==> flow/design.v <==
`timescale 1ns / 1ps
module mult_gen_0(
    CLK,
    A,
    B,
    P
);
input              CLK;
input      [7:0]   A;
input      [7:0]   B;
output     [7:0]   P;
reg [7:0]  a_reg;
reg [7:0]  b_reg;
reg [7:0]  p_reg0;
reg [7:0]  p_reg1;
assign P = p_reg1;
always @(posedge CLK) begin
    a_reg  <= A;
    b_reg  <= B;
    p_reg0 <= a_reg * b_reg;
    p_reg1 <= p_reg0;
end
endmodule
`timescale 1ns / 1ps
module pe(
clk, 
rst,
in_data, 
in_weight, 
in_psum,
in_data_update, 
in_weight_update, 
in_psum_update,
out_psum, 
out_psum_vld
    );
parameter WIDTH             = 8;
parameter PIPELINE_STAGE    = 3;
input                               clk;
input                               rst;
input   [WIDTH - 1 : 0]             in_data;
input   [WIDTH - 1 : 0]             in_weight;
input   [WIDTH - 1 : 0]         in_psum;
input                               in_data_update;
input                               in_weight_update;
input                               in_psum_update;
output  [WIDTH - 1 : 0]         out_psum;
output                              out_psum_vld;
reg     [WIDTH - 1 : 0]             in_data_reg;
reg     [WIDTH - 1 : 0]             in_weight_reg;
reg     [WIDTH - 1 : 0]             in_psum_reg;
wire                                in_update;
wire    [WIDTH - 1 : 0]         out_mult;
reg     [WIDTH - 1 : 0]         in_psum_pipeline        [0 : PIPELINE_STAGE - 1];
reg                                 out_psum_vld_pipeline   [0 : PIPELINE_STAGE];
integer i;
mult_gen_0 mult_unit (
  .CLK(clk),   
  .A(in_data_reg),       
  .B(in_weight_reg),       
  .P(out_mult)       
);
assign in_update = (in_data_update | in_weight_update | in_psum_update);
assign out_psum = in_psum_pipeline[PIPELINE_STAGE-1] + out_mult;
assign out_psum_vld = out_psum_vld_pipeline[PIPELINE_STAGE];
always @(posedge clk) begin
    if(rst) begin
        in_data_reg <= 0;
        in_weight_reg <= 0;
        in_psum_reg <= 0;
    end
    else begin
        if(in_data_update) begin
            in_data_reg <= in_data;
        end
        if(in_weight_update) begin
            in_weight_reg <= in_weight;
        end
        if(in_psum_update) begin
            in_psum_reg <= in_psum;
        end
    end
end
always @(posedge clk) begin
    if(rst) begin
        for(i = 0; i <= PIPELINE_STAGE; i = i + 1) begin: zero_init_out_psum_vld
            out_psum_vld_pipeline[i] <= 0;
        end 
    end
    else begin
        out_psum_vld_pipeline[0] <= in_update;
        for(i = 0; i < PIPELINE_STAGE; i = i + 1) begin: pipeline_stage_out_psum_vld
            out_psum_vld_pipeline[i+1] <= out_psum_vld_pipeline[i];
        end 
    end
end
always @(posedge clk) begin
    if(rst) begin
        for(i = 0; i <= PIPELINE_STAGE - 1; i = i + 1) begin: zero_init_in_psum
            in_psum_pipeline[i] <= 0;
        end 
    end
    else begin
        in_psum_pipeline[0] <= in_psum_reg;
        for(i = 0; i < PIPELINE_STAGE - 1; i = i + 1) begin: pipeline_stage_in_psum
            in_psum_pipeline[i+1] <= in_psum_pipeline[i];
        end 
    end
end
endmodule
`timescale 1ns / 1ps
module pmul(
clk,rst,
in_update,
in_data2,
in_data1,
in_data0,
in_weight2,
in_weight1,
in_weight0,
psum,
psum_vld
    );
    parameter WIDTH = 8;
    input clk;
    input rst;
    input [WIDTH-1:0] in_data2;
    input [WIDTH-1:0] in_data1;
    input [WIDTH-1:0] in_data0;
    input [WIDTH-1:0] in_weight2;
    input [WIDTH-1:0] in_weight1;
    input [WIDTH-1:0] in_weight0;
    input wire        in_update;
    output [WIDTH-1:0]psum;
    output            psum_vld;
    wire [2:0] out_psum_vld;
    wire [WIDTH-1:0] out_psum [0:2];
    assign psum = out_psum[2] + out_psum[1] + out_psum[0];
    assign psum_vld = (out_psum_vld == 3'b111);
    pe pe2( .clk(clk), .rst(rst), 
            .in_data(in_data2), .in_weight(in_weight2), .in_psum(0), 
            .in_data_update(in_update), .in_weight_update(in_update), .in_psum_update(in_update), 
            .out_psum(out_psum[2]), .out_psum_vld(out_psum_vld[2]));
    pe pe1( .clk(clk), .rst(rst), 
            .in_data(in_data1), .in_weight(in_weight1), .in_psum(0), 
            .in_data_update(in_update), .in_weight_update(in_update), .in_psum_update(in_update), 
            .out_psum(out_psum[1]), .out_psum_vld(out_psum_vld[1]));
    pe pe0( .clk(clk), .rst(rst), 
            .in_data(in_data0), .in_weight(in_weight0), .in_psum(0), 
            .in_data_update(in_update), .in_weight_update(in_update), .in_psum_update(in_update), 
            .out_psum(out_psum[0]), .out_psum_vld(out_psum_vld[0]));
endmodule
`timescale 1ns / 1ps
module pcore(
    clk,rst,
    in_update,  
    activate2,
    activate1,
    activate0,
    weight2,
    weight1,
    weight0,
    out_psum,
    out_psum_vld
    );
    parameter WIDTH = 8;
    input wire                      clk,rst,in_update;
    input  wire [3*WIDTH-1:0]       activate2;
    input  wire [3*WIDTH-1:0]       activate1;
    input  wire [3*WIDTH-1:0]       activate0;
    input  wire [3*WIDTH-1:0]       weight2;
    input  wire [3*WIDTH-1:0]       weight1;
    input  wire [3*WIDTH-1:0]       weight0;
    output wire [WIDTH-1:0]         out_psum;
    output wire                     out_psum_vld;
    wire        [WIDTH-1:0]         psum[0:2];
    wire        [2:0]               psum_vld;
    assign out_psum = psum[2] + psum[1] + psum[0];
    assign out_psum_vld = psum_vld[2] & psum_vld[1] & psum_vld[0];
    pmul #(.WIDTH(WIDTH))p2(.clk(clk), .rst(rst), 
         .in_update(in_update), 
         .in_data2(activate2[3*WIDTH-1:2*WIDTH]), .in_data1(activate2[2*WIDTH-1:1*WIDTH]), .in_data0(activate2[1*WIDTH-1:0]), 
         .in_weight2(weight2[3*WIDTH-1:2*WIDTH]), .in_weight1(weight2[2*WIDTH-1:1*WIDTH]), .in_weight0(weight2[1*WIDTH-1:0]), 
         .psum(psum[2]), .psum_vld(psum_vld[2]));
    pmul #(.WIDTH(WIDTH))p1(.clk(clk), .rst(rst), 
         .in_update(in_update), 
         .in_data2(activate1[3*WIDTH-1:2*WIDTH]), .in_data1(activate1[2*WIDTH-1:1*WIDTH]), .in_data0(activate1[1*WIDTH-1:0]), 
         .in_weight2(weight1[3*WIDTH-1:2*WIDTH]), .in_weight1(weight1[2*WIDTH-1:1*WIDTH]), .in_weight0(weight1[1*WIDTH-1:0]), 
         .psum(psum[1]), .psum_vld(psum_vld[1]));
    pmul #(.WIDTH(WIDTH))p0(.clk(clk), .rst(rst), 
         .in_update(in_update), 
         .in_data2(activate0[3*WIDTH-1:2*WIDTH]), .in_data1(activate0[2*WIDTH-1:1*WIDTH]), .in_data0(activate0[1*WIDTH-1:0]), 
         .in_weight2(weight0[3*WIDTH-1:2*WIDTH]), .in_weight1(weight0[2*WIDTH-1:1*WIDTH]), .in_weight0(weight0[1*WIDTH-1:0]), 
         .psum(psum[0]), .psum_vld(psum_vld[0]));
endmodule
`timescale 1ns / 1ps
module computing_core(
clk,rst,
load_done,
activate0,
activate1,
activate2,
weight0,
weight1,
weight2,
weight3,
out_psum0,
out_psum1,
out_psum2,
out_psum3,
out_psum_vld
    );
    parameter WIDTH = 8;
    input  wire                 clk,rst,load_done;
    input  wire  [9*WIDTH-1:0]   weight0,weight1,weight2,weight3;
    input  wire [3*WIDTH-1:0]   activate0;
    input  wire [3*WIDTH-1:0]   activate1;
    input  wire [3*WIDTH-1:0]   activate2;
    output wire [WIDTH-1:0]     out_psum0;
    output wire [WIDTH-1:0]     out_psum1;
    output wire [WIDTH-1:0]     out_psum2;
    output wire [WIDTH-1:0]     out_psum3;
    output wire                 out_psum_vld;
    wire [3:0]      psum_vld;
    assign out_psum_vld = psum_vld[0] & psum_vld[1] & psum_vld[2] & psum_vld[3];
    pcore #(.WIDTH(WIDTH))p0(.clk(clk), .rst(rst), .in_update(load_done),
            .activate2(activate0),
            .activate1(activate1),
            .activate0(activate2),
            .weight2({weight0[64+:8], weight0[56+:8], weight0[48+:8]}),
            .weight1({weight0[40+:8], weight0[32+:8], weight0[24+:8]}),
            .weight0({weight0[16+:8], weight0[8+:8],  weight0[0+:8]}),
            .out_psum(out_psum0), .out_psum_vld(psum_vld[0]));
    pcore #(.WIDTH(WIDTH))p1(.clk(clk), .rst(rst), .in_update(load_done),
            .activate2(activate0),
            .activate1(activate1),
            .activate0(activate2),
            .weight2({weight1[64+:8], weight1[56+:8], weight1[48+:8]}),
            .weight1({weight1[40+:8], weight1[32+:8], weight1[24+:8]}),
            .weight0({weight1[16+:8], weight1[8+:8] , weight1[0+:8]}),
            .out_psum(out_psum1), .out_psum_vld(psum_vld[1]));
    pcore #(.WIDTH(WIDTH))p2(.clk(clk), .rst(rst), .in_update(load_done),
            .activate2(activate0),
            .activate1(activate1),
            .activate0(activate2),
            .weight2({weight2[64+:8], weight2[56+:8], weight2[48+:8]}),
            .weight1({weight2[40+:8], weight2[32+:8], weight2[24+:8]}),
            .weight0({weight2[16+:8], weight2[8+:8] , weight2[0+:8]}),
            .out_psum(out_psum2), .out_psum_vld(psum_vld[2]));
    pcore #(.WIDTH(WIDTH))p3(.clk(clk), .rst(rst), .in_update(load_done),
            .activate2(activate0),
            .activate1(activate1),
            .activate0(activate2),
            .weight2({weight3[64+:8], weight3[56+:8], weight3[48+:8]}),
            .weight1({weight3[40+:8], weight3[32+:8], weight3[24+:8]}),
            .weight0({weight3[16+:8], weight3[8+:8] , weight3[0+:8]}),
            .out_psum(out_psum3), .out_psum_vld(psum_vld[3]));
endmodule
# Reports on computing_core
# Tool output for the design above, in the order of the flow.
# Line numbers count from 1 in the design file above.
# Operators: Yosys type, input widths -> output width; for muxes data width and select width s.
# The mark -- stands for no value.
# setup
design	computing_core
clock_port	clk
lib	sky130hd
pvt_corner	tt_025C_1v80

# Word level
# Yosys after proc, flatten, opt, wreduce and memory -nomap, before mapping. Enables and synchronous resets that opt folds into registers are not counted as muxes. Print and check cells are not counted. Equal cells are merged and count once.
# word_totals
reg_bits	1300
latch_bits	0
mem_bits_rw	0
mem_bits_ro	0
clocked_rd_ports_x_width	0
n_memories	0
output_inout_bits	33
# op_classes
addsub	32
mul	36
n_div	0
cmp	0
n_eq	1
shift	0
mux	0
bitwise	0
reduce_logical	0
# op_table
op	n
$mul 8x8->8	36
$add 8x8->8	32
$eq 3x3->1 const B	1

# Logic depth
# Depth = most cells in a row (Yosys ltp): at word level without a register or memory, in the mapped netlist without a sequential cell, where the memories' decode and read muxes count.
# depth
word_depth	4
abc_area	0
mapped_depth	16

# Synthesis result
# Source: synth_stat.txt of the flow (Yosys; design flattened, memories mapped). It holds for the ABC_AREA given above (unset counts as 0); a run with the other value may have another netlist.
# by_type
cell	n
sky130_fd_sc_hd__dfxtp_1	1300
sky130_fd_sc_hd__fa_1	612
sky130_fd_sc_hd__ha_1	608
sky130_fd_sc_hd__xnor2_1	581
sky130_fd_sc_hd__and2_1	810
sky130_fd_sc_hd__inv_1	1029
sky130_fd_sc_hd__mux2i_1	360
sky130_fd_sc_hd__nand2_1	480
sky130_fd_sc_hd__nor2_1	364
sky130_fd_sc_hd__a21o_1	78
sky130_fd_sc_hd__xor2_1	64
sky130_fd_sc_hd__clkbuf_1	121
sky130_fd_sc_hd__a21oi_1	84
sky130_fd_sc_hd__buf_4	40
sky130_fd_sc_hd__buf_2	23
sky130_fd_sc_hd__xnor2_2	7
sky130_fd_sc_hd__buf_6	4
sky130_fd_sc_hd__nand2_2	6
# Not listed: further types 2, cells in them 8.
# mapped
mapped_cells	6579
mapped_area_mm2	0.0693615
seqArea_mm2	0.026025
flip_flops	1300
n_buf	188
# By module: a second synthesis without flattening, with its own total; a netlist apart from the flattened one above.
# unflattened
cells_unflattened	11997
hier_area_mm2	0.1301636
# Rows give one instance, submodules left out.
# by_module
mod	n_inst	cells	mod_area_mm2
pe	36	178	0.0018931
mult_gen_0	36	134	0.0015265
pmul #(WIDTH=8)	12	48	0.0004417
pcore #(WIDTH=8)	4	47	0.0004379
computing_core	1	1	0.0000088

# Timing after synthesis
# Path of least setup slack by OpenSTA after synthesis, without wires, with an ideal clock, recovery checks aside; 20% of the period is set as input and as output delay. Where synthesis merged equal registers, the netlist keeps one of their names.
# synth_timing
path_type	reg-to-output
startpoint	register p3.p2.pe0.mult_unit.p_reg1[2]
endpoint	output out_psum3[6]
tclk_ps	6500
output_delay_ps	1300
t_arrival_ps	3485
setup_slack_ps	1715
delay_ps	3485
stages	13
n_path_buf	0
period_less_setup_slack_ps	4785
# "delay_ps" = arrival - input delay + setup time.
# At an output port there is no setup time.
# "stages" counts driving pins, that of a launching flip-flop among them; a cell with two outputs on the path counts twice.
# "period_less_setup_slack_ps" is the clock period less the worst setup slack; recovery checks do not enter. This is arithmetic on one report: input and output delays are still those of the set period (20% each).
# The rows between start and end are the longest chain of elaborated cells between them; the timing report does not say that the signal goes this way. Where chains are equally long, one stands for them.
# A line is the first line of the expression or statement that the cell stems from. Yosys adds cells for indexed reads and writes and turns some case tables into memories.
# synth_via
cell_sequence	sky130_fd_sc_hd__dfxtp_1 > sky130_fd_sc_hd__fa_1 > sky130_fd_sc_hd__fa_1 > sky130_fd_sc_hd__fa_1 > sky130_fd_sc_hd__inv_1 > sky130_fd_sc_hd__fa_1 > sky130_fd_sc_hd__inv_1 > sky130_fd_sc_hd__ha_1 > sky130_fd_sc_hd__fa_1 > sky130_fd_sc_hd__a21oi_1 > sky130_fd_sc_hd__nor2_1 > sky130_fd_sc_hd__nor2_1 > sky130_fd_sc_hd__xnor2_1
elab_chain_cells	3
cone_cells	3
cone_lines	2
# synth_lines
element	line_no	source
start: declaration	15	reg [7:0]  p_reg1;
start: assignment	21	p_reg1 <= p_reg0;
$add 8x8->8	138	assign psum = out_psum[2] + out_psum[1] + out_psum[0];
$add 8x8->8 (2 in a row)	178	assign out_psum = psum[2] + psum[1] + psum[0];
end: declaration	222	output wire [WIDTH-1:0]     out_psum3;

# Timing after layout
# Path of least setup slack in the final report of flow run A (OpenROAD, finished layout, wires in). Where an end is a register, its clock arrival counts in the times.
# The report prints the path's times to 10 ps; the period is as set.
# layout_timing
path_type	reg-to-output
startpoint	register p2.p1.pe0.mult_unit.p_reg1[3]
endpoint	output out_psum2[5]
tclk_ps	6500
output_delay_ps	1300
t_arrival_ps	4930
setup_slack_ps	270
stages	14
n_path_buf	1
# The rows between start and end are the longest chain of elaborated cells between them; the timing report does not say that the signal goes this way. Where chains are equally long, one stands for them.
# layout_via
cell_sequence	sky130_fd_sc_hd__dfxtp_1 > sky130_fd_sc_hd__inv_1 > sky130_fd_sc_hd__fa_1 > sky130_fd_sc_hd__inv_1 > sky130_fd_sc_hd__fa_1 > sky130_fd_sc_hd__fa_1 > sky130_fd_sc_hd__inv_1 > sky130_fd_sc_hd__fa_1 > sky130_fd_sc_hd__inv_1 > sky130_fd_sc_hd__ha_1 > sky130_fd_sc_hd__a21o_1 > sky130_fd_sc_hd__a21oi_1 > sky130_fd_sc_hd__xnor2_1 > sky130_fd_sc_hd__clkdlybuf4s50_1
elab_chain_cells	3
cone_cells	3
cone_lines	2
# layout_lines
element	line_no	source
start: declaration	15	reg [7:0]  p_reg1;
start: assignment	21	p_reg1 <= p_reg0;
$add 8x8->8	138	assign psum = out_psum[2] + out_psum[1] + out_psum[0];
$add 8x8->8 (2 in a row)	178	assign out_psum = psum[2] + psum[1] + psum[0];
end: declaration	221	output wire [WIDTH-1:0]     out_psum2;

# Module computing_core, platform sky130hd: 6 stored runs of the flow (Yosys, OpenROAD) with differing settings, in no particular order. Input and output delays are each 20% of the period that was set; the output load is 0.01 pF.
# "achieved_period_ps" = clock period - worst setup slack. The figure is calculated, with input and output delays left at 20% of the set period.
# Among the settings, . means not set for that run.
# A result given as . is not shown for that run.
run name	CTS_CLUSTER_DIAMETER	PLACE_DENSITY_LB_ADDON	SLEW_MARGIN	period_ns	CAP_MARGIN	CORE_MARGIN	CORE_UTILIZATION	CELL_PAD_IN_SITES_DETAIL_PLACEMENT	CORE_ASPECT_RATIO	GPL_ROUTABILITY_DRIVEN	SETUP_SLACK_MARGIN	TNS_END_PERCENT	ABC_AREA	CTS_CLUSTER_SIZE	GPL_TIMING_DRIVEN	MAX_ROUTING_LAYER	CELL_PAD_IN_SITES_GLOBAL_PLACEMENT	timing.setup.tns_ps	setup_ws_ps	achieved_period_ps	util_frac	final_die_area_mm2	yosys_chip_area_mm2
flow run A	340	0.12	5	6.5	20	2	40	.	.	.	.	.	.	.	.	.	.	0	270	6230	0.47	0.176749	0.0693615
flow run B	365	0.08	20	5.41	20	2	16	1	1.54	0	0.89	70	.	.	.	.	.	-3292	-414	5824	0.2	0.438915	0.0693615
flow run C	340	0.18	5	6.5	0	2	65	.	1.05	1	.	.	1	10	0	met4	.	0	68	6432	0.746	0.116689	0.0740823
flow run D	340	0.18	5	6.5	0	4	65	.	1.05	0	-0.29	.	1	23	1	met5	3	.	.	.	.	.	.
flow run E	.	0.13	20	7.26	0	2	33	.	0.82	.	.	.	0	44	.	.	.	0	565	6695	0.389	0.213889	0.0693615
flow run F	.	0.02	15	6.54	20	5	45	.	.	1	.	5	0	65	.	met4	2	0	156	6384	0.524	0.162087	0.0693615
# Flow run D: stopped before the end: placement reported FLW-0024
